==> flow/design.v <==
`timescale 1ns / 1ps
module scr_search(clk,rst,start,R_fixed,angle1,adder,error,X,Y,done
    );
wire [13:0] R_LUT[255:0];
wire [13:0] tan_LUT[255:0];
wire [3:0] adder_LUT[255:0];
wire [13:0] sind_LUT[19:0];
assign sind_LUT[0]=14'b00000001001001;
assign sind_LUT[1]=14'b00000001010000;
assign sind_LUT[2]=14'b00000001011000;
assign sind_LUT[3]=14'b00000001011111;
assign sind_LUT[4]=14'b00000001100110;
assign sind_LUT[5]=14'b00000001101110;
assign sind_LUT[6]=14'b00000001110101;
assign sind_LUT[7]=14'b00000001111100;
assign sind_LUT[8]=14'b00000010000100;
assign sind_LUT[9]=14'b00000010001011;
assign sind_LUT[10]=14'b00000010010010;
assign sind_LUT[11]=14'b00000010011010;
assign sind_LUT[12]=14'b00000010100001;
assign sind_LUT[13]=14'b00000010101000;
assign sind_LUT[14]=14'b00000010110000;
assign sind_LUT[15]=14'b00000010110111;
assign sind_LUT[16]=14'b00000010111110;
assign sind_LUT[17]=14'b00000011000110;
assign sind_LUT[18]=14'b00000011001101;
assign sind_LUT[19]=14'b00000011010100;
assign R_LUT[0]=14'b000000000000000;
assign R_LUT[1]=14'b000000010000000;
assign R_LUT[2]=14'b000000100000000;
assign R_LUT[3]=14'b000000110000000;
assign R_LUT[4]=14'b000001000000000;
assign R_LUT[5]=14'b000001010000000;
assign R_LUT[6]=14'b000001100000000;
assign R_LUT[7]=14'b000001110000000;
assign R_LUT[8]=14'b000010000000000;
assign R_LUT[9]=14'b000010010000000;
assign R_LUT[10]=14'b00010100000000;
assign R_LUT[11]=14'b00010110000000;
assign R_LUT[12]=14'b00011000000000;
assign R_LUT[13]=14'b00011010000000;
assign R_LUT[14]=14'b00011100000000;
assign R_LUT[15]=14'b00011110000000;
assign R_LUT[16]=14'b00000010000000;
assign R_LUT[17]=14'b00000010110101;
assign R_LUT[18]=14'b00000100011110;
assign R_LUT[19]=14'b00000110010100;
assign R_LUT[20]=14'b00001000001111;
assign R_LUT[21]=14'b00001010001100;
assign R_LUT[22]=14'b00001100001010;
assign R_LUT[23]=14'b00001110001001;
assign R_LUT[24]=14'b00010000000111;
assign R_LUT[25]=14'b00010010000111;
assign R_LUT[26]=14'b00010100000110;
assign R_LUT[27]=14'b00010110000101;
assign R_LUT[28]=14'b00011000000101;
assign R_LUT[29]=14'b00011010000100;
assign R_LUT[30]=14'b00011100000100;
assign R_LUT[31]=14'b00011110000100;
assign R_LUT[32]=14'b00000100000000;
assign R_LUT[33]=14'b00000100011110;
assign R_LUT[34]=14'b00000101101010;
assign R_LUT[35]=14'b00000111001101;
assign R_LUT[36]=14'b00001000111100;
assign R_LUT[37]=14'b00001010110001;
assign R_LUT[38]=14'b00001100101001;
assign R_LUT[39]=14'b00001110100011;
assign R_LUT[40]=14'b00010000011111;
assign R_LUT[41]=14'b00010010011100;
assign R_LUT[42]=14'b00010100011001;
assign R_LUT[43]=14'b00010110010111;
assign R_LUT[44]=14'b00011000010101;
assign R_LUT[45]=14'b00011010010011;
assign R_LUT[46]=14'b00011100010010;
assign R_LUT[47]=14'b00011110010000;
assign R_LUT[48]=14'b00000110000000;
assign R_LUT[49]=14'b00000110010100;
assign R_LUT[50]=14'b00000111001101;
assign R_LUT[51]=14'b00001000011111;
assign R_LUT[52]=14'b00001010000000;
assign R_LUT[53]=14'b00001011101010;
assign R_LUT[54]=14'b00001101011010;
assign R_LUT[55]=14'b00001111001110;
assign R_LUT[56]=14'b00010001000101;
assign R_LUT[57]=14'b00010010111110;
assign R_LUT[58]=14'b00010100111000;
assign R_LUT[59]=14'b00010110110011;
assign R_LUT[60]=14'b00011000101111;
assign R_LUT[61]=14'b00011010101011;
assign R_LUT[62]=14'b00011100101000;
assign R_LUT[63]=14'b00011110100110;
assign R_LUT[64]=14'b00001000000000;
assign R_LUT[65]=14'b00001000001111;
assign R_LUT[66]=14'b00001000111100;
assign R_LUT[67]=14'b00001010000000;
assign R_LUT[68]=14'b00001011010100;
assign R_LUT[69]=14'b00001100110011;
assign R_LUT[70]=14'b00001110011011;
assign R_LUT[71]=14'b00010000000111;
assign R_LUT[72]=14'b00010001111000;
assign R_LUT[73]=14'b00010011101100;
assign R_LUT[74]=14'b00010101100010;
assign R_LUT[75]=14'b00010111011010;
assign R_LUT[76]=14'b00011001010011;
assign R_LUT[77]=14'b00011011001100;
assign R_LUT[78]=14'b00011101000111;
assign R_LUT[79]=14'b00011111000011;
assign R_LUT[80]=14'b00001010000000;
assign R_LUT[81]=14'b00001010001100;
assign R_LUT[82]=14'b00001010110001;
assign R_LUT[83]=14'b00001011101010;
assign R_LUT[84]=14'b00001100110011;
assign R_LUT[85]=14'b00001110001001;
assign R_LUT[86]=14'b00001111100111;
assign R_LUT[87]=14'b00010001001101;
assign R_LUT[88]=14'b00010010110111;
assign R_LUT[89]=14'b00010100100101;
assign R_LUT[90]=14'b00010110010111;
assign R_LUT[91]=14'b00011000001010;
assign R_LUT[92]=14'b00011010000000;
assign R_LUT[93]=14'b00011011110110;
assign R_LUT[94]=14'b00011101101110;
assign R_LUT[95]=14'b00011111100111;
assign R_LUT[96]=14'b00001100000000;
assign R_LUT[97]=14'b00001100001010;
assign R_LUT[98]=14'b00001100101001;
assign R_LUT[99]=14'b00001101011010;
assign R_LUT[100]=14'b00001110011011;
assign R_LUT[101]=14'b00001111100111;
assign R_LUT[102]=14'b00010000111110;
assign R_LUT[103]=14'b00010010011100;
assign R_LUT[104]=14'b00010100000000;
assign R_LUT[105]=14'b00010101101000;
assign R_LUT[106]=14'b00010111010100;
assign R_LUT[107]=14'b00011001000011;
assign R_LUT[108]=14'b00011010110101;
assign R_LUT[109]=14'b00011100101000;
assign R_LUT[110]=14'b00011110011101;
assign R_LUT[111]=14'b00100000010011;
assign R_LUT[112]=14'b00001110000000;
assign R_LUT[113]=14'b00001110001001;
assign R_LUT[114]=14'b00001110100011;
assign R_LUT[115]=14'b00001111001110;
assign R_LUT[116]=14'b00010000000111;
assign R_LUT[117]=14'b00010001001101;
assign R_LUT[118]=14'b00010010011100;
assign R_LUT[119]=14'b00010011110011;
assign R_LUT[120]=14'b00010101010000;
assign R_LUT[121]=14'b00010110110011;
assign R_LUT[122]=14'b00011000011010;
assign R_LUT[123]=14'b00011010000100;
assign R_LUT[124]=14'b00011011110010;
assign R_LUT[125]=14'b00011101100001;
assign R_LUT[126]=14'b00011111010011;
assign R_LUT[127]=14'b00100001000110;
assign R_LUT[128]=14'b00010000000000;
assign R_LUT[129]=14'b00010000000111;
assign R_LUT[130]=14'b00010000011111;
assign R_LUT[131]=14'b00010001000101;
assign R_LUT[132]=14'b00010001111000;
assign R_LUT[133]=14'b00010010110111;
assign R_LUT[134]=14'b00010100000000;
assign R_LUT[135]=14'b00010101010000;
assign R_LUT[136]=14'b00010110101000;
assign R_LUT[137]=14'b00011000000101;
assign R_LUT[138]=14'b00011001100111;
assign R_LUT[139]=14'b00011011001100;
assign R_LUT[140]=14'b00011100110110;
assign R_LUT[141]=14'b00011110100001;
assign R_LUT[142]=14'b00100000001111;
assign R_LUT[143]=14'b00100010000000;
assign R_LUT[144]=14'b00010010000000;
assign R_LUT[145]=14'b00010010000111;
assign R_LUT[146]=14'b00010010011100;
assign R_LUT[147]=14'b00010010111110;
assign R_LUT[148]=14'b00010011101100;
assign R_LUT[149]=14'b00010100100101;
assign R_LUT[150]=14'b00010101101000;
assign R_LUT[151]=14'b00010110110011;
assign R_LUT[152]=14'b00011000000101;
assign R_LUT[153]=14'b00011001011101;
assign R_LUT[154]=14'b00011010111010;
assign R_LUT[155]=14'b00011100011011;
assign R_LUT[156]=14'b00011110000000;
assign R_LUT[157]=14'b00011111100111;
assign R_LUT[158]=14'b00100001010010;
assign R_LUT[159]=14'b00100010111111;
assign R_LUT[160]=14'b00010100000000;
assign R_LUT[161]=14'b00010100000110;
assign R_LUT[162]=14'b00010100011001;
assign R_LUT[163]=14'b00010100111000;
assign R_LUT[164]=14'b00010101100010;
assign R_LUT[165]=14'b00010110010111;
assign R_LUT[166]=14'b00010111010100;
assign R_LUT[167]=14'b00011000011010;
assign R_LUT[168]=14'b00011001100111;
assign R_LUT[169]=14'b00011010111010;
assign R_LUT[170]=14'b00011100010010;
assign R_LUT[171]=14'b00011101101110;
assign R_LUT[172]=14'b00011111001111;
assign R_LUT[173]=14'b00100000110011;
assign R_LUT[174]=14'b00100010011010;
assign R_LUT[175]=14'b00100100000011;
assign R_LUT[176]=14'b00010110000000;
assign R_LUT[177]=14'b00010110000101;
assign R_LUT[178]=14'b00010110010111;
assign R_LUT[179]=14'b00010110110011;
assign R_LUT[180]=14'b00010111011010;
assign R_LUT[181]=14'b00011000001010;
assign R_LUT[182]=14'b00011001000011;
assign R_LUT[183]=14'b00011010000100;
assign R_LUT[184]=14'b00011011001100;
assign R_LUT[185]=14'b00011100011011;
assign R_LUT[186]=14'b00011101101110;
assign R_LUT[187]=14'b00011111000111;
assign R_LUT[188]=14'b00100000100011;
assign R_LUT[189]=14'b00100010000011;
assign R_LUT[190]=14'b00100011100110;
assign R_LUT[191]=14'b00100101001100;
assign R_LUT[192]=14'b00011000000000;
assign R_LUT[193]=14'b00011000000101;
assign R_LUT[194]=14'b00011000010101;
assign R_LUT[195]=14'b00011000101111;
assign R_LUT[196]=14'b00011001010011;
assign R_LUT[197]=14'b00011010000000;
assign R_LUT[198]=14'b00011010110101;
assign R_LUT[199]=14'b00011011110010;
assign R_LUT[200]=14'b00011100110110;
assign R_LUT[201]=14'b00011110000000;
assign R_LUT[202]=14'b00011111001111;
assign R_LUT[203]=14'b00100000100011;
assign R_LUT[204]=14'b00100001111100;
assign R_LUT[205]=14'b00100011011000;
assign R_LUT[206]=14'b00100100111000;
assign R_LUT[207]=14'b00100110011010;
assign R_LUT[208]=14'b00011010000000;
assign R_LUT[209]=14'b00011010000100;
assign R_LUT[210]=14'b00011010010011;
assign R_LUT[211]=14'b00011010101011;
assign R_LUT[212]=14'b00011011001100;
assign R_LUT[213]=14'b00011011110110;
assign R_LUT[214]=14'b00011100101000;
assign R_LUT[215]=14'b00011101100001;
assign R_LUT[216]=14'b00011110100001;
assign R_LUT[217]=14'b00011111100111;
assign R_LUT[218]=14'b00100000110011;
assign R_LUT[219]=14'b00100010000011;
assign R_LUT[220]=14'b00100011011000;
assign R_LUT[221]=14'b00100100110001;
assign R_LUT[222]=14'b00100110001101;
assign R_LUT[223]=14'b00100111101100;
assign R_LUT[224]=14'b00011100000000;
assign R_LUT[225]=14'b00011100000100;
assign R_LUT[226]=14'b00011100010010;
assign R_LUT[227]=14'b00011100101000;
assign R_LUT[228]=14'b00011101000111;
assign R_LUT[229]=14'b00011101101110;
assign R_LUT[230]=14'b00011110011101;
assign R_LUT[231]=14'b00011111010011;
assign R_LUT[232]=14'b00100000001111;
assign R_LUT[233]=14'b00100001010010;
assign R_LUT[234]=14'b00100010011010;
assign R_LUT[235]=14'b00100011100110;
assign R_LUT[236]=14'b00100100111000;
assign R_LUT[237]=14'b00100110001101;
assign R_LUT[238]=14'b00100111100110;
assign R_LUT[239]=14'b00101001000010;
assign R_LUT[240]=14'b00011110000000;
assign R_LUT[241]=14'b00011110000100;
assign R_LUT[242]=14'b00011110010000;
assign R_LUT[243]=14'b00011110100110;
assign R_LUT[244]=14'b00011111000011;
assign R_LUT[245]=14'b00011111100111;
assign R_LUT[246]=14'b00100000010011;
assign R_LUT[247]=14'b00100001000110;
assign R_LUT[248]=14'b00100010000000;
assign R_LUT[249]=14'b00100010111111;
assign R_LUT[250]=14'b00100100000011;
assign R_LUT[251]=14'b00100101001100;
assign R_LUT[252]=14'b00100110011010;
assign R_LUT[253]=14'b00100111101100;
assign R_LUT[254]=14'b00101001000010;
assign R_LUT[255]=14'b00101010011011;
assign adder_LUT[0]=4'b0010;
assign adder_LUT[1]=4'b0010;
assign adder_LUT[2]=4'b0011;
assign adder_LUT[3]=4'b0010;
assign adder_LUT[4]=4'b0011;
assign adder_LUT[5]=4'b0011;
assign adder_LUT[6]=4'b0100;
assign adder_LUT[7]=4'b0010;
assign adder_LUT[8]=4'b0011;
assign adder_LUT[9]=4'b0011;
assign adder_LUT[10]=4'b0100;
assign adder_LUT[11]=4'b0011;
assign adder_LUT[12]=4'b0100;
assign adder_LUT[13]=4'b0100;
assign adder_LUT[14]=4'b0101;
assign adder_LUT[15]=4'b0010;
assign adder_LUT[16]=4'b0010;
assign adder_LUT[17]=4'b0010;
assign adder_LUT[18]=4'b0011;
assign adder_LUT[19]=4'b0010;
assign adder_LUT[20]=4'b0011;
assign adder_LUT[21]=4'b0011;
assign adder_LUT[22]=4'b0100;
assign adder_LUT[23]=4'b0010;
assign adder_LUT[24]=4'b0011;
assign adder_LUT[25]=4'b0011;
assign adder_LUT[26]=4'b0100;
assign adder_LUT[27]=4'b011;
assign adder_LUT[28]=4'b0100;
assign adder_LUT[29]=4'b0100;
assign adder_LUT[30]=4'b0101;
assign adder_LUT[31]=4'b0010;
assign adder_LUT[32]=4'b0011;
assign adder_LUT[33]=4'b0011;
assign adder_LUT[34]=4'b0100;
assign adder_LUT[35]=4'b0011;
assign adder_LUT[36]=4'b0100;
assign adder_LUT[37]=4'b0100;
assign adder_LUT[38]=4'b0101;
assign adder_LUT[39]=4'b0011;
assign adder_LUT[40]=4'b0100;
assign adder_LUT[41]=4'b0100;
assign adder_LUT[42]=4'b0101;
assign adder_LUT[43]=4'b0100;
assign adder_LUT[44]=4'b0101;
assign adder_LUT[45]=4'b0101;
assign adder_LUT[46]=4'b0110;
assign adder_LUT[47]=4'b0011;
assign adder_LUT[48]=4'b0010;
assign adder_LUT[49]=4'b0010;
assign adder_LUT[50]=4'b0011;
assign adder_LUT[51]=4'b0010;
assign adder_LUT[52]=4'b0011;
assign adder_LUT[53]=4'b0011;
assign adder_LUT[54]=4'b0100;
assign adder_LUT[55]=4'b0010;
assign adder_LUT[56]=4'b0011;
assign adder_LUT[57]=4'b0011;
assign adder_LUT[58]=4'b0100;
assign adder_LUT[59]=4'b0011;
assign adder_LUT[60]=4'b0100;
assign adder_LUT[61]=4'b0100;
assign adder_LUT[62]=4'b0101;
assign adder_LUT[63]=4'b0010;
assign adder_LUT[64]=4'b0011;
assign adder_LUT[65]=4'b0011;
assign adder_LUT[66]=4'b0100;
assign adder_LUT[67]=4'b0011;
assign adder_LUT[68]=4'b0100;
assign adder_LUT[69]=4'b0100;
assign adder_LUT[70]=4'b0101;
assign adder_LUT[71]=4'b0011;
assign adder_LUT[72]=4'b0100;
assign adder_LUT[73]=4'b0100;
assign adder_LUT[74]=4'b0101;
assign adder_LUT[75]=4'b0100;
assign adder_LUT[76]=4'b0101;
assign adder_LUT[77]=4'b0101;
assign adder_LUT[78]=4'b0110;
assign adder_LUT[79]=4'b0011;
assign adder_LUT[80]=4'b0011;
assign adder_LUT[81]=4'b0011;
assign adder_LUT[82]=4'b0100;
assign adder_LUT[83]=4'b0011;
assign adder_LUT[84]=4'b0100;
assign adder_LUT[85]=4'b0100;
assign adder_LUT[86]=4'b0101;
assign adder_LUT[87]=4'b0011;
assign adder_LUT[88]=4'b0100;
assign adder_LUT[89]=4'b0100;
assign adder_LUT[90]=4'b0101;
assign adder_LUT[91]=4'b0100;
assign adder_LUT[92]=4'b0101;
assign adder_LUT[93]=4'b0101;
assign adder_LUT[94]=4'b0110;
assign adder_LUT[95]=4'b0011;
assign adder_LUT[96]=4'b0100;
assign adder_LUT[97]=4'b0100;
assign adder_LUT[98]=4'b0101;
assign adder_LUT[99]=4'b0100;
assign adder_LUT[100]=4'b0101;
assign adder_LUT[101]=4'b0101;
assign adder_LUT[102]=4'b0110;
assign adder_LUT[103]=4'b0100;
assign adder_LUT[104]=4'b0101;
assign adder_LUT[105]=4'b0101;
assign adder_LUT[106]=4'b0110;
assign adder_LUT[107]=4'b0101;
assign adder_LUT[108]=4'b0110;
assign adder_LUT[109]=4'b0110;
assign adder_LUT[110]=4'b0111;
assign adder_LUT[111]=4'b0100;
assign adder_LUT[112]=4'b0010;
assign adder_LUT[113]=4'b0010;
assign adder_LUT[114]=4'b0011;
assign adder_LUT[115]=4'b0010;
assign adder_LUT[116]=4'b0011;
assign adder_LUT[117]=4'b0011;
assign adder_LUT[118]=4'b0100;
assign adder_LUT[119]=4'b0010;
assign adder_LUT[120]=4'b0011;
assign adder_LUT[121]=4'b0011;
assign adder_LUT[122]=4'b0100;
assign adder_LUT[123]=4'b0011;
assign adder_LUT[124]=4'b0100;
assign adder_LUT[125]=4'b0100;
assign adder_LUT[126]=4'b0101;
assign adder_LUT[127]=4'b0010;
assign adder_LUT[128]=4'b0011;
assign adder_LUT[129]=4'b0011;
assign adder_LUT[130]=4'b0100;
assign adder_LUT[131]=4'b0011;
assign adder_LUT[132]=4'b0100;
assign adder_LUT[133]=4'b0100;
assign adder_LUT[134]=4'b0101;
assign adder_LUT[135]=4'b0011;
assign adder_LUT[136]=4'b0100;
assign adder_LUT[137]=4'b0100;
assign adder_LUT[138]=4'b0101;
assign adder_LUT[139]=4'b0100;
assign adder_LUT[140]=4'b0101;
assign adder_LUT[141]=4'b0101;
assign adder_LUT[142]=4'b0110;
assign adder_LUT[143]=4'b0011;
assign adder_LUT[144]=4'b0011;
assign adder_LUT[145]=4'b0011;
assign adder_LUT[146]=4'b0100;
assign adder_LUT[147]=4'b0011;
assign adder_LUT[148]=4'b0100;
assign adder_LUT[149]=4'b0100;
assign adder_LUT[150]=4'b0101;
assign adder_LUT[151]=4'b0011;
assign adder_LUT[152]=4'b0100;
assign adder_LUT[153]=4'b0100;
assign adder_LUT[154]=4'b0101;
assign adder_LUT[155]=4'b0100;
assign adder_LUT[156]=4'b0101;
assign adder_LUT[157]=4'b0101;
assign adder_LUT[158]=4'b0110;
assign adder_LUT[159]=4'b0011;
assign adder_LUT[160]=4'b0100;
assign adder_LUT[161]=4'b0100;
assign adder_LUT[162]=4'b0101;
assign adder_LUT[163]=4'b0100;
assign adder_LUT[164]=4'b0101;
assign adder_LUT[165]=4'b0101;
assign adder_LUT[166]=4'b0110;
assign adder_LUT[167]=4'b0100;
assign adder_LUT[168]=4'b0101;
assign adder_LUT[169]=4'b0101;
assign adder_LUT[170]=4'b0110;
assign adder_LUT[171]=4'b0101;
assign adder_LUT[172]=4'b0110;
assign adder_LUT[173]=4'b0110;
assign adder_LUT[174]=4'b0111;
assign adder_LUT[175]=4'b0100;
assign adder_LUT[176]=4'b0011;
assign adder_LUT[177]=4'b0011;
assign adder_LUT[178]=4'b0100;
assign adder_LUT[179]=4'b0011;
assign adder_LUT[180]=4'b0100;
assign adder_LUT[181]=4'b0100;
assign adder_LUT[182]=4'b0101;
assign adder_LUT[183]=4'b0011;
assign adder_LUT[184]=4'b0100;
assign adder_LUT[185]=4'b0100;
assign adder_LUT[186]=4'b0101;
assign adder_LUT[187]=4'b0100;
assign adder_LUT[188]=4'b0101;
assign adder_LUT[189]=4'b0101;
assign adder_LUT[190]=4'b0110;
assign adder_LUT[191]=4'b0011;
assign adder_LUT[192]=4'b0100;
assign adder_LUT[193]=4'b0100;
assign adder_LUT[194]=4'b0101;
assign adder_LUT[195]=4'b0100;
assign adder_LUT[196]=4'b0101;
assign adder_LUT[197]=4'b0101;
assign adder_LUT[198]=4'b0110;
assign adder_LUT[199]=4'b0100;
assign adder_LUT[200]=4'b0101;
assign adder_LUT[201]=4'b0101;
assign adder_LUT[202]=4'b0110;
assign adder_LUT[203]=4'b0101;
assign adder_LUT[204]=4'b0110;
assign adder_LUT[205]=4'b0110;
assign adder_LUT[206]=4'b0111;
assign adder_LUT[207]=4'b0100;
assign adder_LUT[208]=4'b0100;
assign adder_LUT[209]=4'b0100;
assign adder_LUT[210]=4'b0101;
assign adder_LUT[211]=4'b0100;
assign adder_LUT[212]=4'b0101;
assign adder_LUT[213]=4'b0101;
assign adder_LUT[214]=4'b0110;
assign adder_LUT[215]=4'b0100;
assign adder_LUT[216]=4'b0101;
assign adder_LUT[217]=4'b0101;
assign adder_LUT[218]=4'b0110;
assign adder_LUT[219]=4'b0101;
assign adder_LUT[220]=4'b0110;
assign adder_LUT[221]=4'b0110;
assign adder_LUT[222]=4'b0111;
assign adder_LUT[223]=4'b0100;
assign adder_LUT[224]=4'b0101;
assign adder_LUT[225]=4'b0101;
assign adder_LUT[226]=4'b0110;
assign adder_LUT[227]=4'b0101;
assign adder_LUT[228]=4'b0110;
assign adder_LUT[229]=4'b0110;
assign adder_LUT[230]=4'b0111;
assign adder_LUT[231]=4'b0101;
assign adder_LUT[232]=4'b0110;
assign adder_LUT[233]=4'b0110;
assign adder_LUT[234]=4'b0111;
assign adder_LUT[235]=4'b0110;
assign adder_LUT[236]=4'b0111;
assign adder_LUT[237]=4'b0111;
assign adder_LUT[238]=4'b1000;
assign adder_LUT[239]=4'b0101;
assign adder_LUT[240]=4'b0010;
assign adder_LUT[241]=4'b0010;
assign adder_LUT[242]=4'b00011;
assign adder_LUT[243]=4'b0010;
assign adder_LUT[244]=4'b0011;
assign adder_LUT[245]=4'b0011;
assign adder_LUT[246]=4'b0100;
assign adder_LUT[247]=4'b0010;
assign adder_LUT[248]=4'b0011;
assign adder_LUT[249]=4'b0011;
assign adder_LUT[250]=4'b0100;
assign adder_LUT[251]=4'b0011;
assign adder_LUT[252]=4'b0100;
assign adder_LUT[253]=4'b0100;
assign adder_LUT[254]=4'b0101;
assign adder_LUT[255]=4'b0010;
assign tan_LUT[0]=14'b10110100000000;
assign tan_LUT[1]=14'b10110100000000;
assign tan_LUT[2]=14'b10110100000000;
assign tan_LUT[3]=14'b10110100000000;
assign tan_LUT[4]=14'b10110100000000;
assign tan_LUT[5]=14'b10110100000000;
assign tan_LUT[6]=14'b10110100000000;
assign tan_LUT[7]=14'b10110100000000;
assign tan_LUT[8]=14'b10110100000000;
assign tan_LUT[9]=14'b10110100000000;
assign tan_LUT[10]=14'b10110100000000;
assign tan_LUT[11]=14'b10110100000000;
assign tan_LUT[12]=14'b10110100000000;
assign tan_LUT[13]=14'b10110100000000;
assign tan_LUT[14]=14'b10110100000000;
assign tan_LUT[15]=14'b10110100000000;
assign tan_LUT[16]=14'b00000000000000;
assign tan_LUT[17]=14'b01011010000000;
assign tan_LUT[18]=14'b01111110110111;
assign tan_LUT[19]=14'b10001111001000;
assign tan_LUT[20]=14'b10010111111011;
assign tan_LUT[21]=14'b10011101011000;
assign tan_LUT[22]=14'b10100001000100;
assign tan_LUT[23]=14'b10100011101111;
assign tan_LUT[24]=14'b10100101110000;
assign tan_LUT[25]=14'b10100111010100;
assign tan_LUT[26]=14'b10101000100101;
assign tan_LUT[27]=14'b10101001100111;
assign tan_LUT[28]=14'b10101010011110;
assign tan_LUT[29]=14'b10101011001100;
assign tan_LUT[30]=14'b10101011110101;
assign tan_LUT[31]=14'b10101100010111;
assign tan_LUT[32]=14'b00000000000000;
assign tan_LUT[33]=14'b00110101001000;
assign tan_LUT[34]=14'b01011010000000;
assign tan_LUT[35]=14'b01110000100111;
assign tan_LUT[36]=14'b01111110110111;
assign tan_LUT[37]=14'b10001000011001;
assign tan_LUT[38]=14'b10001111001000;
assign tan_LUT[39]=14'b10010100000110;
assign tan_LUT[40]=14'b10010111111011;
assign tan_LUT[41]=14'b10011010111100;
assign tan_LUT[42]=14'b10011101011000;
assign tan_LUT[43]=14'b10011111011000;
assign tan_LUT[44]=14'b10100001000100;
assign tan_LUT[45]=14'b10100010100000;
assign tan_LUT[46]=14'b10100011101111;
assign tan_LUT[47]=14'b10100100110011;
assign tan_LUT[48]=14'b00000000000000;
assign tan_LUT[49]=14'b00100100110111;
assign tan_LUT[50]=14'b01000011011000;
assign tan_LUT[51]=14'b01011010000000;
assign tan_LUT[52]=14'b01101010010000;
assign tan_LUT[53]=14'b01110110000100;
assign tan_LUT[54]=14'b01111110110111;
assign tan_LUT[55]=14'b10000101100110;
assign tan_LUT[56]=14'b10001010111000;
assign tan_LUT[57]=14'b10001111001000;
assign tan_LUT[58]=14'b10010010100110;
assign tan_LUT[59]=14'b10010101011111;
assign tan_LUT[60]=14'b10010111111011;
assign tan_LUT[61]=14'b10011010000000;
assign tan_LUT[62]=14'b10011011110011;
assign tan_LUT[63]=14'b10011101011000;
assign tan_LUT[64]=14'b00000000000000;
assign tan_LUT[65]=14'b00011100000100;
assign tan_LUT[66]=14'b00110101001000;
assign tan_LUT[67]=14'b01001001101111;
assign tan_LUT[68]=14'b01011010000000;
assign tan_LUT[69]=14'b01100110101011;
assign tan_LUT[70]=14'b01110000100111;
assign tan_LUT[71]=14'b01111000100000;
assign tan_LUT[72]=14'b01111110110111;
assign tan_LUT[73]=14'b10000100000100;
assign tan_LUT[74]=14'b10001000011001;
assign tan_LUT[75]=14'b10001100000010;
assign tan_LUT[76]=14'b10001111001000;
assign tan_LUT[77]=14'b10010001110010;
assign tan_LUT[78]=14'b10010100000110;
assign tan_LUT[79]=14'b10010110001000;
assign tan_LUT[80]=14'b00000000000000;
assign tan_LUT[81]=14'b00010110100111;
assign tan_LUT[82]=14'b00101011100110;
assign tan_LUT[83]=14'b00111101111011;
assign tan_LUT[84]=14'b01001101010100;
assign tan_LUT[85]=14'b01011010000000;
assign tan_LUT[86]=14'b01100100011000;
assign tan_LUT[87]=14'b01101100111011;
assign tan_LUT[88]=14'b01110011111111;
assign tan_LUT[89]=14'b01111001111001;
assign tan_LUT[90]=14'b01111110110111;
assign tan_LUT[91]=14'b10000011000111;
assign tan_LUT[92]=14'b10000110110000;
assign tan_LUT[93]=14'b10001001111011;
assign tan_LUT[94]=14'b10001100101100;
assign tan_LUT[95]=14'b10001111001000;
assign tan_LUT[96]=14'b00000000000000;
assign tan_LUT[97]=14'b00010010111011;
assign tan_LUT[98]=14'b00100100110111;
assign tan_LUT[99]=14'b00110101001000;
assign tan_LUT[100]=14'b01000011011000;
assign tan_LUT[101]=14'b01001111100111;
assign tan_LUT[102]=14'b01011010000000;
assign tan_LUT[103]=14'b01100010110011;
assign tan_LUT[104]=14'b01101010010000;
assign tan_LUT[105]=14'b01110000100111;
assign tan_LUT[106]=14'b01110110000100;
assign tan_LUT[107]=14'b01111010110001;
assign tan_LUT[108]=14'b01111110110111;
assign tan_LUT[109]=14'b10000010011100;
assign tan_LUT[110]=14'b10000101100110;
assign tan_LUT[111]=14'b10001000011001;
assign tan_LUT[112]=14'b00000000000000;
assign tan_LUT[113]=14'b00010000010000;
assign tan_LUT[114]=14'b00011111111001;
assign tan_LUT[115]=14'b00101110011001;
assign tan_LUT[116]=14'b00111011011111;
assign tan_LUT[117]=14'b01000111000100;
assign tan_LUT[118]=14'b01010001001100;
assign tan_LUT[119]=14'b01011010000000;
assign tan_LUT[120]=14'b01100001101000;
assign tan_LUT[121]=14'b01101000010000;
assign tan_LUT[122]=14'b01101110000001;
assign tan_LUT[123]=14'b01110011000011;
assign tan_LUT[124]=14'b01110111011111;
assign tan_LUT[125]=14'b01111011011001;
assign tan_LUT[126]=14'b01111110110111;
assign tan_LUT[127]=14'b10000001111101;
assign tan_LUT[128]=14'b00000000000000;
assign tan_LUT[129]=14'b00001110010000;
assign tan_LUT[130]=14'b00011100000100;
assign tan_LUT[131]=14'b00101001000111;
assign tan_LUT[132]=14'b00110101001000;
assign tan_LUT[133]=14'b01000000000000;
assign tan_LUT[134]=14'b01001001101111;
assign tan_LUT[135]=14'b01010010010111;
assign tan_LUT[136]=14'b01011010000000;
assign tan_LUT[137]=14'b01100000101110;
assign tan_LUT[138]=14'b01100110101011;
assign tan_LUT[139]=14'b01101011111100;
assign tan_LUT[140]=14'b01110000100111;
assign tan_LUT[141]=14'b01110100110010;
assign tan_LUT[142]=14'b01111000100000;
assign tan_LUT[143]=14'b01111011110110;
assign tan_LUT[144]=14'b00000000000000;
assign tan_LUT[145]=14'b00001100101011;
assign tan_LUT[146]=14'b00011001000011;
assign tan_LUT[147]=14'b00100100110111;
assign tan_LUT[148]=14'b00101111111011;
assign tan_LUT[149]=14'b00111010000110;
assign tan_LUT[150]=14'b01000011011000;
assign tan_LUT[151]=14'b01001011110000;
assign tan_LUT[152]=14'b01010011010001;
assign tan_LUT[153]=14'b01011010000000;
assign tan_LUT[154]=14'b01100000000001;
assign tan_LUT[155]=14'b01100101011010;
assign tan_LUT[156]=14'b01101010010000;
assign tan_LUT[157]=14'b01101110100111;
assign tan_LUT[158]=14'b01110010100001;
assign tan_LUT[159]=14'b01110110000100;
assign tan_LUT[160]=14'b00000000000000;
assign tan_LUT[161]=14'b00001011011010;
assign tan_LUT[162]=14'b00010110100111;
assign tan_LUT[163]=14'b00100001011001;
assign tan_LUT[164]=14'b00101011100110;
assign tan_LUT[165]=14'b00110101001000;
assign tan_LUT[166]=14'b00111101111011;
assign tan_LUT[167]=14'b01000101111110;
assign tan_LUT[168]=14'b01001101010100;
assign tan_LUT[169]=14'b01010011111110;
assign tan_LUT[170]=14'b01011010000000;
assign tan_LUT[171]=14'b01011111011100;
assign tan_LUT[172]=14'b01100100011000;
assign tan_LUT[173]=14'b01101000110111;
assign tan_LUT[174]=14'b01101100111011;
assign tan_LUT[175]=14'b01110000100111;
assign tan_LUT[176]=14'b00000000000000;
assign tan_LUT[177]=14'b00001010011000;
assign tan_LUT[178]=14'b00010100100111;
assign tan_LUT[179]=14'b00011110100000;
assign tan_LUT[180]=14'b00100111111101;
assign tan_LUT[181]=14'b00110000111000;
assign tan_LUT[182]=14'b00111001001110;
assign tan_LUT[183]=14'b01000000111100;
assign tan_LUT[184]=14'b01001000000011;
assign tan_LUT[185]=14'b01001110100101;
assign tan_LUT[186]=14'b01010100100011;
assign tan_LUT[187]=14'b01011010000000;
assign tan_LUT[188]=14'b01011110111110;
assign tan_LUT[189]=14'b01100011100001;
assign tan_LUT[190]=14'b01100111101011;
assign tan_LUT[191]=14'b01101011011111;
assign tan_LUT[192]=14'b00000000000000;
assign tan_LUT[193]=14'b00001001100001;
assign tan_LUT[194]=14'b00010010111011;
assign tan_LUT[195]=14'b00011100000100;
assign tan_LUT[196]=14'b00100100110111;
assign tan_LUT[197]=14'b00101101001111;
assign tan_LUT[198]=14'b00110101001000;
assign tan_LUT[199]=14'b00111100100000;
assign tan_LUT[200]=14'b01000011011000;
assign tan_LUT[201]=14'b01001001101111;
assign tan_LUT[202]=14'b01001111100111;
assign tan_LUT[203]=14'b01010101000001;
assign tan_LUT[204]=14'b01011010000000;
assign tan_LUT[205]=14'b01011110100101;
assign tan_LUT[206]=14'b01100010110011;
assign tan_LUT[207]=14'b01100110101011;
assign tan_LUT[208]=14'b00000000000000;
assign tan_LUT[209]=14'b00001000110011;
assign tan_LUT[210]=14'b00010001011111;
assign tan_LUT[211]=14'b00011001111111;
assign tan_LUT[212]=14'b00100010001101;
assign tan_LUT[213]=14'b00101010000100;
assign tan_LUT[214]=14'b00110001100011;
assign tan_LUT[215]=14'b00111000100110;
assign tan_LUT[216]=14'b00111111001101;
assign tan_LUT[217]=14'b01000101011000;
assign tan_LUT[218]=14'b01001011001000;
assign tan_LUT[219]=14'b01010000011110;
assign tan_LUT[220]=14'b01010101011010;
assign tan_LUT[221]=14'b01011010000000;
assign tan_LUT[222]=14'b01011110001111;
assign tan_LUT[223]=14'b01100010001010;
assign tan_LUT[224]=14'b00000000000000;
assign tan_LUT[225]=14'b00001000001010;
assign tan_LUT[226]=14'b00010000010000;
assign tan_LUT[227]=14'b00011000001100;
assign tan_LUT[228]=14'b00011111111001;
assign tan_LUT[229]=14'b00100111010011;
assign tan_LUT[230]=14'b00101110011001;
assign tan_LUT[231]=14'b00110101001000;
assign tan_LUT[232]=14'b00111011011111;
assign tan_LUT[233]=14'b01000001011110;
assign tan_LUT[234]=14'b01000111000100;
assign tan_LUT[235]=14'b01001100010100;
assign tan_LUT[236]=14'b01010001001100;
assign tan_LUT[237]=14'b01010101110000;
assign tan_LUT[238]=14'b01011010000000;
assign tan_LUT[239]=14'b01011101111100;
assign tan_LUT[240]=14'b00000000000000;
assign tan_LUT[241]=14'b00000111101000;
assign tan_LUT[242]=14'b00001111001100;
assign tan_LUT[243]=14'b00010110100111;
assign tan_LUT[244]=14'b00011101110111;
assign tan_LUT[245]=14'b00100100110111;
assign tan_LUT[246]=14'b00101011100110;
assign tan_LUT[247]=14'b00110010000010;
assign tan_LUT[248]=14'b00111000001001;
assign tan_LUT[249]=14'b00111101111011;
assign tan_LUT[250]=14'b01000011011000;
assign tan_LUT[251]=14'b01001000100000;
assign tan_LUT[252]=14'b01001101010100;
assign tan_LUT[253]=14'b01010001110101;
assign tan_LUT[254]=14'b01010110000011;
assign tan_LUT[255]=14'b01011010000000;
input clk;
input rst;
input start;
input [13:0] R_fixed ;
input [13:0] angle1;
input [3:0] adder;
input [4:0] error;
output [3:0] X;
output [3:0] Y;
output done;
reg [13:0] data_outR; 
reg [13:0] data_outtan; 
reg [3:0] data_outadder; 
reg [7:0] count;
reg [9:0] globalcount;
reg [13:0] temp;
reg [3:0] X;
reg [3:0] Y;
reg [13:0] temp_tan;
reg busy;
reg done;
always@(posedge clk)
begin
	if(rst)
	begin
		busy = 1'b0;
		done = 1'b0;
	end
	else if(!busy)
	begin
		if(start)
		begin
			busy = 1'b1;
			done = 1'b0;
			count = 8'b00000000;
			globalcount = 10'b0000000000;
			temp_tan = 14'b11111111111111;
			X = 4'b0000;
			Y = 4'b0000;
		end
	end
	else if(globalcount < 764)
	begin
	globalcount=globalcount+1;
	if(globalcount==1 || globalcount==4 || globalcount==7 || globalcount==10 || globalcount==13 || globalcount==16 || globalcount==19 || globalcount==22 || globalcount==25 || globalcount==28 || globalcount==31 || globalcount==34 || globalcount==37 || globalcount==40 || globalcount==43 || globalcount==46 || globalcount==49 || globalcount==52 || globalcount==55 || globalcount==58 || globalcount==61 || globalcount==64 || globalcount==67 || globalcount==70 || globalcount==73 || globalcount==76 || globalcount==79 || globalcount==82 || globalcount==85 || globalcount==88 || globalcount==91 || globalcount==94 || globalcount==97 ||globalcount==100 || globalcount==103 || globalcount==106 || globalcount==109 || globalcount==112 || globalcount==115 || globalcount==118 || globalcount==121 || globalcount==124 || globalcount==127 || globalcount==130 || globalcount==133 || globalcount==136 || globalcount==139 || globalcount==142 || globalcount==145 || globalcount==148 || globalcount==151 || globalcount==154 || globalcount==157 || globalcount==160 || globalcount==163 || globalcount==166 || globalcount==169 || globalcount==172 || globalcount==175 || globalcount==178 || globalcount==181 || globalcount==184 || globalcount==187 || globalcount==190 || globalcount==193 || globalcount==196 || globalcount==199 || globalcount==202 || globalcount==205 || globalcount==208 || globalcount==211 || globalcount==214 || globalcount==217 || globalcount==220 || globalcount==223 || globalcount==226 || globalcount==229 || globalcount==232 || globalcount==235 || globalcount==238 || globalcount==241 || globalcount==244 || globalcount==247 || globalcount==250 || globalcount==253 || globalcount==256 || globalcount==259 || globalcount==262 || globalcount==265 || globalcount==268 || globalcount==271 || globalcount==274 || globalcount==277 || globalcount==280 || globalcount==283 || globalcount==286 || globalcount==289 || globalcount==292 || globalcount==295 || globalcount==298 || globalcount==301 || globalcount==304 || globalcount==307 || globalcount==310 || globalcount==313 || globalcount==316 || globalcount==319 || globalcount==322 || globalcount==325 || globalcount==328 || globalcount==331 || globalcount==334 || globalcount==337 || globalcount==340 || globalcount==343 || globalcount==346 || globalcount==349 || globalcount==352 || globalcount==355 || globalcount==358 || globalcount==361 || globalcount==364 || globalcount==367 || globalcount==370 || globalcount==373 || globalcount==376 || globalcount==379 || globalcount==382 || globalcount==385 || globalcount==388 || globalcount==391 || globalcount==394 || globalcount==397 || globalcount==400 || globalcount==403 || globalcount==406 || globalcount==409 || globalcount==412 || globalcount==415 || globalcount==418 || globalcount==421 || globalcount==424 || globalcount==427 || globalcount==430 || globalcount==433 || globalcount==436 || globalcount==439 || globalcount==442 || globalcount==445 || globalcount==448 || globalcount==451 || globalcount==454 || globalcount==457 || globalcount==460 || globalcount==463 ||globalcount==466 || globalcount==469 || globalcount==472 || globalcount==475 || globalcount==478 || globalcount==481 || globalcount==484 || globalcount==487 || globalcount==490 || globalcount==493 || globalcount==496 || globalcount==499 || globalcount==502 || globalcount==505 || globalcount==508 || globalcount==511 || globalcount==514 || globalcount==517 || globalcount==520 || globalcount==523 || globalcount==526 || globalcount==529 || globalcount==532 || globalcount==535 || globalcount==538 || globalcount==541 || globalcount==544 || globalcount==547 || globalcount==550 || globalcount==553 || globalcount==556 || globalcount==559 || globalcount==562 || globalcount==565 || globalcount==568 || globalcount==571 || globalcount==574 || globalcount==577 || globalcount==580 || globalcount==583 || globalcount==586 || globalcount==589 || globalcount==592 || globalcount==595 || globalcount==598 || globalcount==601 || globalcount==604 || globalcount==607 || globalcount==610 || globalcount==613 || globalcount==616 || globalcount==619 || globalcount==622 || globalcount==625 || globalcount==628 || globalcount==631 || globalcount==634 || globalcount==637 || globalcount==640 || globalcount==643 || globalcount==646 || globalcount==649 || globalcount==652 || globalcount==655 || globalcount==658 || globalcount==661 || globalcount==664 || globalcount==667 || globalcount==670 || globalcount==673 || globalcount==676 || globalcount==679 || globalcount==682 || globalcount==685 || globalcount==688 || globalcount==691 || globalcount==694 || globalcount==697 || globalcount==700 || globalcount==703 || globalcount==706 || globalcount==709 || globalcount==712 || globalcount==715 || globalcount==718 || globalcount==721 || globalcount==724 || globalcount==727 || globalcount==730 ||globalcount==733 ||globalcount==736 || globalcount==739 || globalcount==742 || globalcount==745 || globalcount==748 || globalcount==751 || globalcount==754 || globalcount==757 || globalcount==760 || globalcount==763) 
	begin
		count = count + 8'b00000001;
		data_outR = R_LUT[count];
		data_outadder = adder_LUT[count];
		data_outtan = tan_LUT[count];
		temp=(data_outtan>angle1)?(data_outtan-angle1):(angle1-data_outtan);
		if(data_outR < R_fixed  && data_outadder < adder && (temp)< sind_LUT[error])
		begin
			if ( temp < temp_tan  ) 
			begin
				  temp_tan=temp;
				  X[3:0] = count[7:4];
				  Y[3:0] = count[3:0];
			end
			end	
		end
	end
	else
	begin
		busy = 1'b0;
		done = 1'b1;
	end
end
endmodule
# From RTL to reports: scr_search
# Each step is given for the RTL above and for the edited RTL.
# "before" refers to lines of the RTL above, "after" to lines of the edited file.
# "diff" is "after" less "before", of the values as shown; "rel_change_pct" is that difference over "before", in percent.
# Operators carry their Yosys type and port widths (W data, S select, Z words).
# Library cell names are shortened.
# Not given: n/a
# design
top_module	scr_search
clk_port	clk
cell_library	sky130hd
corner	tt_025C_1v80

# The edit
# Unified diff, file above to edited file.
# This change comes from a script, not from a designer. The edited design behaves differently; no optimisation was intended.
# begin of diff
@@ -837,5 +837,5 @@
 	else if(globalcount < 764)
 	begin
-	globalcount=globalcount+1;
+	globalcount=globalcount|1;
 	if(globalcount==1 || globalcount==4 || globalcount==7 || globalcount==10 || globalcount==13 || globalcount==16 || globalcount==19 || globalcount==22 || globalcount==25 || globalcount==28 || globalcount==31 || globalcount==34 || globalcount==37 || globalcount==40 || globalcount==43 || globalcount==46 || globalcount==49 || globalcount==52 || globalcount==55 || globalcount==58 || globalcount==61 || globalcount==64 || globalcount==67 || globalcount==70 || globalcount==73 || globalcount==76 || globalcount==79 || globalcount==82 || globalcount==85 || globalcount==88 || globalcount==91 || globalcount==94 || globalcount==97 ||globalcount==100 || globalcount==103 || globalcount==106 || globalcount==109 || globalcount==112 || globalcount==115 || globalcount==118 || globalcount==121 || globalcount==124 || globalcount==127 || globalcount==130 || globalcount==133 || globalcount==136 || globalcount==139 || globalcount==142 || globalcount==145 || globalcount==148 || globalcount==151 || globalcount==154 || globalcount==157 || globalcount==160 || globalcount==163 || globalcount==166 || globalcount==169 || globalcount==172 || globalcount==175 || globalcount==178 || globalcount==181 || globalcount==184 || globalcount==187 || globalcount==190 || globalcount==193 || globalcount==196 || globalcount==199 || globalcount==202 || globalcount==205 || globalcount==208 || globalcount==211 || globalcount==214 || globalcount==217 || globalcount==220 || globalcount==223 || globalcount==226 || globalcount==229 || globalcount==232 || globalcount==235 || globalcount==238 || globalcount==241 || globalcount==244 || globalcount==247 || globalcount==250 || globalcount==253 || globalcount==256 || globalcount==259 || globalcount==262 || globalcount==265 || globalcount==268 || globalcount==271 || globalcount==274 || globalcount==277 || globalcount==280 || globalcount==283 || globalcount==286 || globalcount==289 || globalcount==292 || globalcount==295 || globalcount==298 || globalcount==301 || globalcount==304 || globalcount==307 || globalcount==310 || globalcount==313 || globalcount==316 || globalcount==319 || globalcount==322 || globalcount==325 || globalcount==328 || globalcount==331 || globalcount==334 || globalcount==337 || globalcount==340 || globalcount==343 || globalcount==346 || globalcount==349 || globalcount==352 || globalcount==355 || globalcount==358 || globalcount==361 || globalcount==364 || globalcount==367 || globalcount==370 || globalcount==373 || globalcount==376 || globalcount==379 || globalcount==382 || globalcount==385 || globalcount==388 || globalcount==391 || globalcount==394 || globalcount==397 || globalcount==400 || globalcount==403 || globalcount==406 || globalcount==409 || globalcount==412 || globalcount==415 || globalcount==418 || globalcount==421 || globalcount==424 || globalcount==427 || globalcount==430 || globalcount==433 || globalcount==436 || globalcount==439 || globalcount==442 || globalcount==445 || globalcount==448 || globalcount==451 || globalcount==454 || globalcount==457 || globalcount==460 || globalcount==463 ||globalcount==466 || globalcount==469 || globalcount==472 || globalcount==475 || globalcount==478 || globalcount==481 || globalcount==484 || globalcount==487 || globalcount==490 || globalcount==493 || globalcount==496 || globalcount==499 || globalcount==502 || globalcount==505 || globalcount==508 || globalcount==511 || globalcount==514 || globalcount==517 || globalcount==520 || globalcount==523 || globalcount==526 || globalcount==529 || globalcount==532 || globalcount==535 || globalcount==538 || globalcount==541 || globalcount==544 || globalcount==547 || globalcount==550 || globalcount==553 || globalcount==556 || globalcount==559 || globalcount==562 || globalcount==565 || globalcount==568 || globalcount==571 || globalcount==574 || globalcount==577 || globalcount==580 || globalcount==583 || globalcount==586 || globalcount==589 || globalcount==592 || globalcount==595 || globalcount==598 || globalcount==601 || globalcount==604 || globalcount==607 || globalcount==610 || globalcount==613 || globalcount==616 || globalcount==619 || globalcount==622 || globalcount==625 || globalcount==628 || globalcount==631 || globalcount==634 || globalcount==637 || globalcount==640 || globalcount==643 || globalcount==646 || globalcount==649 || globalcount==652 || globalcount==655 || globalcount==658 || globalcount==661 || globalcount==664 || globalcount==667 || globalcount==670 || globalcount==673 || globalcount==676 || globalcount==679 || globalcount==682 || globalcount==685 || globalcount==688 || globalcount==691 || globalcount==694 || globalcount==697 || globalcount==700 || globalcount==703 || globalcount==706 || globalcount==709 || globalcount==712 || globalcount==715 || globalcount==718 || globalcount==721 || globalcount==724 || globalcount==727 || globalcount==730 ||globalcount==733 ||globalcount==736 || globalcount==739 || globalcount==742 || globalcount==745 || globalcount==748 || globalcount==751 || globalcount==754 || globalcount==757 || globalcount==760 || globalcount==763) 
 	begin
# end of diff

# Word-level counts
# Source: Yosys, flattened and elaborated, memories not mapped. Widths are those after wreduce. Registers that Yosys merges into a memory's read port (data or address) are not register bits. Print and check cells do not count. Equal cells are merged and count once.
# op_classes
element	before	after	diff	rel_change_pct
n_mux	51	51	0	0.00
cmp	6	6	0	0.00
logic	1	2	1	100.00
reduce_logical	412	287	-125	-30.34
shift	0	0	0	n/a
multipliers	0	0	0	n/a
div	0	0	0	n/a
eq_ne	534	406	-128	-23.97
addsub	4	3	-1	-25.00
# op_table
op	before	after	diff	rel_change_pct
$logic_or A1 B1 Y1	254	127	-127	-50.00
$eq A10 B9 Y1 const B	86	0	-86	-100.00
$eq A10 B10 Y1 const B	84	0	-84	-100.00
$eq A9 B8 Y1 const B	0	43	43	n/a
$eq A10 B8 Y1 const B	42	0	-42	-100.00
$eq A9 B9 Y1 const B	0	42	42	n/a
$eq A10 B7 Y1 const B	22	0	-22	-100.00
$eq A9 B7 Y1 const B	0	21	21	n/a
$eq A9 B6 Y1 const B	0	11	11	n/a
$eq A10 B6 Y1 const B	10	0	-10	-100.00
$eq A10 B5 Y1 const B	6	0	-6	-100.00
$eq A9 B5 Y1 const B	0	5	5	n/a
$eq A9 B4 Y1 const B	0	3	3	n/a
$eq A10 B3 Y1 const B	2	0	-2	-100.00
$eq A10 B4 Y1 const B	2	0	-2	-100.00
$mux W1	6	7	1	16.67
$mux W10	3	2	-1	-33.33
$add A10 B1 Y10 const B	1	0	-1	-100.00
$eq A10 B1 Y1 const B	1	0	-1	-100.00
$not A1 Y1	1	2	1	100.00
$reduce_and A3 Y1	1	2	1	100.00
$eq A9 B2 Y1 const B	0	1	1	n/a
$eq A9 B3 Y1 const B	0	1	1	n/a
$logic_not A9 Y1	0	1	1	n/a
# Unchanged operator kinds not shown: 48.
# word_totals
element	before	after	diff	rel_change_pct
ff_bits	42	42	0	0.00
memories	0	0	0	n/a
out_inout_bits	9	9	0	0.00
in_bits	40	40	0	0.00
latch_bits	0	0	0	n/a
clocked_rd_ports_x_width	0	0	0	n/a
mem_bits_ro	0	0	0	n/a
word_cells	1015	763	-252	-24.83
mem_bits_rw	0	0	0	n/a

# Depth
# Longest topological path by Yosys (ltp), each cell counted once; first at word level (registers and memories cut), then after technology mapping (sequential cells cut; the memories' decode and read muxes count).
# depth
element	before	after	diff	rel_change_pct
ltp_word	268	140	-128	-47.76
abc_area	0	0	n/a	n/a
ltp_mapped	38	37	-1	-2.63
mapped_depth_nobuf	34	32	-2	-5.88

# After synthesis
# The flow's flattened synthesis, as Yosys stat reports it; memories are mapped. The netlist is that of the ABC_AREA named above (0 if unset); the other value can give another one.
# by_type
type	before	after	diff	rel_change_pct
a22oi_1	37	20	-17	-45.95
a31oi_1	16	33	17	106.25
xnor2_1	23	12	-11	-47.83
nor2b_1	20	9	-11	-55.00
o21a_1	16	5	-11	-68.75
nand2_1	159	149	-10	-6.29
a21oi_1	135	145	10	7.41
o22ai_1	53	63	10	18.87
buf_2	48	38	-10	-20.83
edfxtp_1	40	30	-10	-25.00
nor4_1	57	48	-9	-15.79
or3_1	24	15	-9	-37.50
o2111ai_1	17	8	-9	-52.94
buf_1	16	7	-9	-56.25
buf_4	4	13	9	225.00
a221oi_1	27	19	-8	-29.63
a211oi_1	20	28	8	40.00
o31ai_1	3	11	8	266.67
# Unchanged cell types not shown: 17.
# Not every row of either side is listed.
# mapped
element	before	after	diff	rel_change_pct
buffers	164	155	-9	-5.49
mapped_cells	1792	1712	-80	-4.46
seqArea_um2	1241.2	940.9	-300.3	-24.19
area_um2	11971.5	11093.1	-878.4	-7.34
flip_flops	42	32	-10	-23.81

# Path before layout
# Path of least setup slack by OpenSTA after synthesis, without wires, with an ideal clock, recovery checks aside; 20% of the period is set as input and as output delay. Where synthesis merged equal registers, the netlist keeps one of their names.
# synth_timing
element	before	after	diff	rel_change_pct
kind	reg-to-reg	reg-to-reg	n/a	n/a
start	register count[0]	register count[0]	n/a	n/a
end	register X[0]	register X[0]	n/a	n/a
required_time_ns	11.565	11.536	-0.029	-0.25
launch_ns	0.000	0.000	0.000	n/a
arrival_ns	9.052	9.703	0.651	7.19
delay_ns	9.487	10.167	0.680	7.17
path_stages	34	32	-2	-5.88
period_ns	12.0	12.0	0.0	0.00
setup_time_ns	0.435	0.464	0.029	n/a
slack_ns	2.513	1.833	-0.680	n/a
period_less_setup_slack_ns	9.487	10.167	0.680	7.17
# "delay_ns" is the arrival time less input delay plus setup time.
# "path_stages" counts driving pins, that of a launching flip-flop among them; a cell with two outputs on the path counts twice.
# "period_less_setup_slack_ns" is the clock period less the worst setup slack; recovery checks do not enter. This is arithmetic on one report: input and output delays are still those of the set period (20% each).
# The rows between start and end are the longest chain of elaborated cells between them; the timing report does not say that the signal goes this way. Where chains are equally long, one stands for them.
# A line is the first line of the expression or statement that the cell stems from. Yosys adds cells for indexed reads and writes and turns some case tables into memories.
# before: Only ways into the end's enable, where the timed path ends, are counted here.
# synth_between_before
path_cell_list	edfxtp_1 > ha_1 > buf_2 > nand3_1 > xor2_1 > buf_2 > a21oi_1 > buf_2 > a22oi_1 > o21ai_0 > or4_1 > or4b_1 > nor4_2 > inv_1 > ha_1 > buf_2 > a21o_1 > a21o_1 > a221o_1 > a41oi_2 > buf_2 > buf_1 > mux2_2 > ha_1 > a21boi_0 > o21a_1 > o21a_1 > o21ai_0 > nand2b_1 > a21oi_1 > o21a_1 > o211ai_1 > or4_1 > a211oi_1
elab_chain_len	14
# synth_rtl_before
element	line	rtl
start, declared	809	reg [7:0] count;
start, assigned	830	count = 8'b00000000;
start, assigned	842	count = count + 8'b00000001;
$add A8 B1 Y8	842
$eq A8 B8 Y1	845	data_outtan = tan_LUT[count];
$reduce_or A15 Y1	n/a
$pmux W14 S145	845
$mux W14	840	if(globalcount==1 || globalcount==4 || globalcount==7 || globalcount==10 || globalcount==13 || globalcount==16 ...
$mux W14	837	else if(globalcount < 764)
$mux W14	824	else if(!busy)
$mux W14	819	if(rst)
$sub A14 B14 Y14	846	temp=(data_outtan>angle1)?(data_outtan-angle1):(angle1-data_outtan);
$mux W14	846
$lt A14 B14 Y1	847	if(data_outR < R_fixed && data_outadder < adder && (temp)< sind_LUT[error])
$logic_and A1 B1 Y1	847
$ne A2 B1 Y1	n/a
$reduce_and A6 Y1	n/a
end, assigned	833	X = 4'b0000;
end, assigned	852	X[3:0] = count[7:4];
end, declared	803	output [3:0] X;
# after: Only ways into the end's enable, where the timed path ends, are counted here.
# synth_between_after
path_cell_list	edfxtp_1 > ha_1 > buf_2 > buf_4 > and3_1 > o2111a_1 > o21ai_0 > a21oi_1 > nor4b_2 > nand2_1 > nor4_1 > nand3_1 > or4_1 > or3_1 > ha_1 > clkbuf_1 > a21o_1 > a31oi_1 > o211ai_1 > o21ai_0 > clkbuf_1 > clkbuf_1 > mux2i_1 > xor2_1 > ha_1 > or4_1 > a221oi_1 > o211ai_1 > a2111o_1 > nor4_1 > o2111ai_1 > o41ai_1
elab_chain_len	14
# synth_rtl_after
element	line	rtl
start, declared	809	reg [7:0] count;
start, assigned	830	count = 8'b00000000;
start, assigned	842	count = count + 8'b00000001;
$add A8 B1 Y8	842
$eq A8 B8 Y1	845	data_outtan = tan_LUT[count];
$reduce_or A15 Y1	n/a
$pmux W14 S145	845
$mux W14	840	if(globalcount==1 || globalcount==4 || globalcount==7 || globalcount==10 || globalcount==13 || globalcount==16 ...
$mux W14	837	else if(globalcount < 764)
$mux W14	824	else if(!busy)
$mux W14	819	if(rst)
$sub A14 B14 Y14	846	temp=(data_outtan>angle1)?(data_outtan-angle1):(angle1-data_outtan);
$mux W14	846
$lt A14 B14 Y1	847	if(data_outR < R_fixed && data_outadder < adder && (temp)< sind_LUT[error])
$logic_and A1 B1 Y1	847
$ne A2 B1 Y1	n/a
$reduce_and A6 Y1	n/a
end, assigned	833	X = 4'b0000;
end, assigned	852	X[3:0] = count[7:4];
end, declared	803	output [3:0] X;

# Path in the finished layout
# Path of least setup slack in the final report of the runs of pair A (OpenROAD, finished layout, wires in). Where an end is a register, its clock arrival counts in the times.
# layout_timing
element	before	after	diff	rel_change_pct
kind	reg-to-reg	reg-to-reg	n/a	n/a
start	register count[2]	register count[0]	n/a	n/a
end	register Y[1]	register temp_tan[7]	n/a	n/a
slack_ns	0.92	0.76	-0.16	n/a
path_stages	33	34	1	3.03
setup_time_ns	0.29	0.32	0.03	n/a
launch_ns	0.28	0.27	-0.01	-3.57
arrival_ns	11.08	11.19	0.11	0.99
required_time_ns	11.99	11.95	-0.04	-0.33
period_ns	12.0	12.0	0.0	0.00
# The rows between start and end are the longest chain of elaborated cells between them; the timing report does not say that the signal goes this way. Where chains are equally long, one stands for them.
# before: Only ways into the end's enable, where the timed path ends, are counted here.
# layout_between_before
path_cell_list	edfxtp_1 > nand3_1 > o211ai_1 > and3_1 > nor2_2 > buf_4 > a22oi_1 > nand4_1 > a2111oi_0 > buf_4 > nand4_1 > or4_1 > ha_1 > nand4_1 > nor4_1 > nor3b_1 > a41oi_2 > buf_12 > mux2_2 > nor3_1 > a211oi_2 > xnor2_1 > ha_1 > nor2b_1 > o21ai_0 > nand3_1 > a21oi_1 > o21ai_0 > nor4_1 > o211ai_1 > or4_1 > a211oi_4 > buf_12
elab_chain_len	14
# layout_rtl_before
element	line	rtl
start, declared	809	reg [7:0] count;
start, assigned	830	count = 8'b00000000;
start, assigned	842	count = count + 8'b00000001;
$add A8 B1 Y8	842
$eq A8 B8 Y1	845	data_outtan = tan_LUT[count];
$reduce_or A15 Y1	n/a
$pmux W14 S145	845
$mux W14	840	if(globalcount==1 || globalcount==4 || globalcount==7 || globalcount==10 || globalcount==13 || globalcount==16 ...
$mux W14	837	else if(globalcount < 764)
$mux W14	824	else if(!busy)
$mux W14	819	if(rst)
$sub A14 B14 Y14	846	temp=(data_outtan>angle1)?(data_outtan-angle1):(angle1-data_outtan);
$mux W14	846
$lt A14 B14 Y1	847	if(data_outR < R_fixed && data_outadder < adder && (temp)< sind_LUT[error])
$logic_and A1 B1 Y1	847
$ne A2 B1 Y1	n/a
$reduce_and A6 Y1	n/a
end, assigned	834	Y = 4'b0000;
end, assigned	853	Y[3:0] = count[3:0];
end, declared	804	output [3:0] Y;
# after: Only ways into the end's enable, where the timed path ends, are counted here.
# layout_between_after
path_cell_list	edfxtp_1 > ha_1 > buf_4 > nand3_4 > xnor2_4 > buf_4 > buf_4 > o31ai_1 > a221oi_1 > nor4bb_1 > nand4_1 > nor4_1 > nand3_1 > or4b_1 > ha_1 > a211oi_1 > o21ba_2 > a22oi_1 > o21ai_1 > buf_4 > mux2_2 > a21oi_1 > o21ai_0 > xor2_1 > ha_1 > a21o_1 > a21o_1 > a21oi_1 > o211ai_1 > a2111o_1 > nor4_1 > o2111ai_1 > o41ai_2 > buf_4
elab_chain_len	14
# layout_rtl_after
element	line	rtl
start, declared	809	reg [7:0] count;
start, assigned	830	count = 8'b00000000;
start, assigned	842	count = count + 8'b00000001;
$add A8 B1 Y8	842
$eq A8 B8 Y1	845	data_outtan = tan_LUT[count];
$reduce_or A15 Y1	n/a
$pmux W14 S145	845
$mux W14	840	if(globalcount==1 || globalcount==4 || globalcount==7 || globalcount==10 || globalcount==13 || globalcount==16 ...
$mux W14	837	else if(globalcount < 764)
$mux W14	824	else if(!busy)
$mux W14	819	if(rst)
$sub A14 B14 Y14	846	temp=(data_outtan>angle1)?(data_outtan-angle1):(angle1-data_outtan);
$mux W14	846
$lt A14 B14 Y1	847	if(data_outR < R_fixed && data_outadder < adder && (temp)< sind_LUT[error])
$logic_and A1 B1 Y1	847
$ne A2 B1 Y1	n/a
$reduce_and A6 Y1	n/a
end, assigned	832	temp_tan = 14'b11111111111111;
end, assigned	851	temp_tan=temp;
end, declared	814	reg [13:0] temp_tan;

# Layout results
# Runs of the flow (Yosys, OpenROAD) on both versions; the two runs of a pair have the same settings. The constraints put input and output delay at 20% of the set period each and load the outputs with 0.01 pF.
# flow_settings_pair_A
CORE_UTILIZATION	25
PLACE_DENSITY	0.45
period_ns	12.0
CAP_MARGIN	20
CORE_MARGIN	2
SLEW_MARGIN	20
# measured_pair_A
element	before	after	diff	rel_change_pct
final_setup_ws_ns	0.917	0.759	-0.158	n/a
die_footprint_um2	49653.2	46072.5	-3580.7	-7.21
layout_stdcell_area_um2	13780.7	12638.4	-1142.3	-8.29
totalPower_uw	1900	1163	-737	-38.79
util_frac	0.29	0.287	-0.003	n/a
period_less_ws_ns	11.083	11.241	0.158	1.43
synth_chip_area_um2	11971.5	11093.1	-878.4	-7.34
holdWs_ns	0.508	0.424	-0.084	n/a
timing.setup.tns_ns	0.000	0.000	0.000	n/a
# flow_settings_pair_B
CELL_PAD_IN_SITES_DETAIL_PLACEMENT	2
CELL_PAD_IN_SITES_GLOBAL_PLACEMENT	2
CORE_ASPECT_RATIO	0.72
CORE_UTILIZATION	25
GPL_ROUTABILITY_DRIVEN	0
MAX_ROUTING_LAYER	met5
PLACE_DENSITY_LB_ADDON	0.04
SETUP_SLACK_MARGIN	0.17
SLEW_MARGIN	0
period_ns	6.58
CAP_MARGIN	20
CORE_MARGIN	2
# measured_pair_B
element	before	after
final_setup_ws_ns	-2.665	n/a
die_footprint_um2	49675.3	n/a
layout_stdcell_area_um2	21486.9	n/a
totalPower_uw	5802	n/a
util_frac	0.452	n/a
period_less_ws_ns	9.245	n/a
synth_chip_area_um2	11971.5	n/a
holdWs_ns	0.524	n/a
timing.setup.tns_ns	-64.501	n/a
# pair B, after: not finished: routing ended with error ODB-0269.
# By "period_less_ws_ns" is meant the clock period of the run minus its worst setup slack. This is arithmetic on one report: input and output delays are still those of the set period (20% each).
# "totalPower_uw" rests on the timing tool's default activity at the inputs, not on a simulated workload.
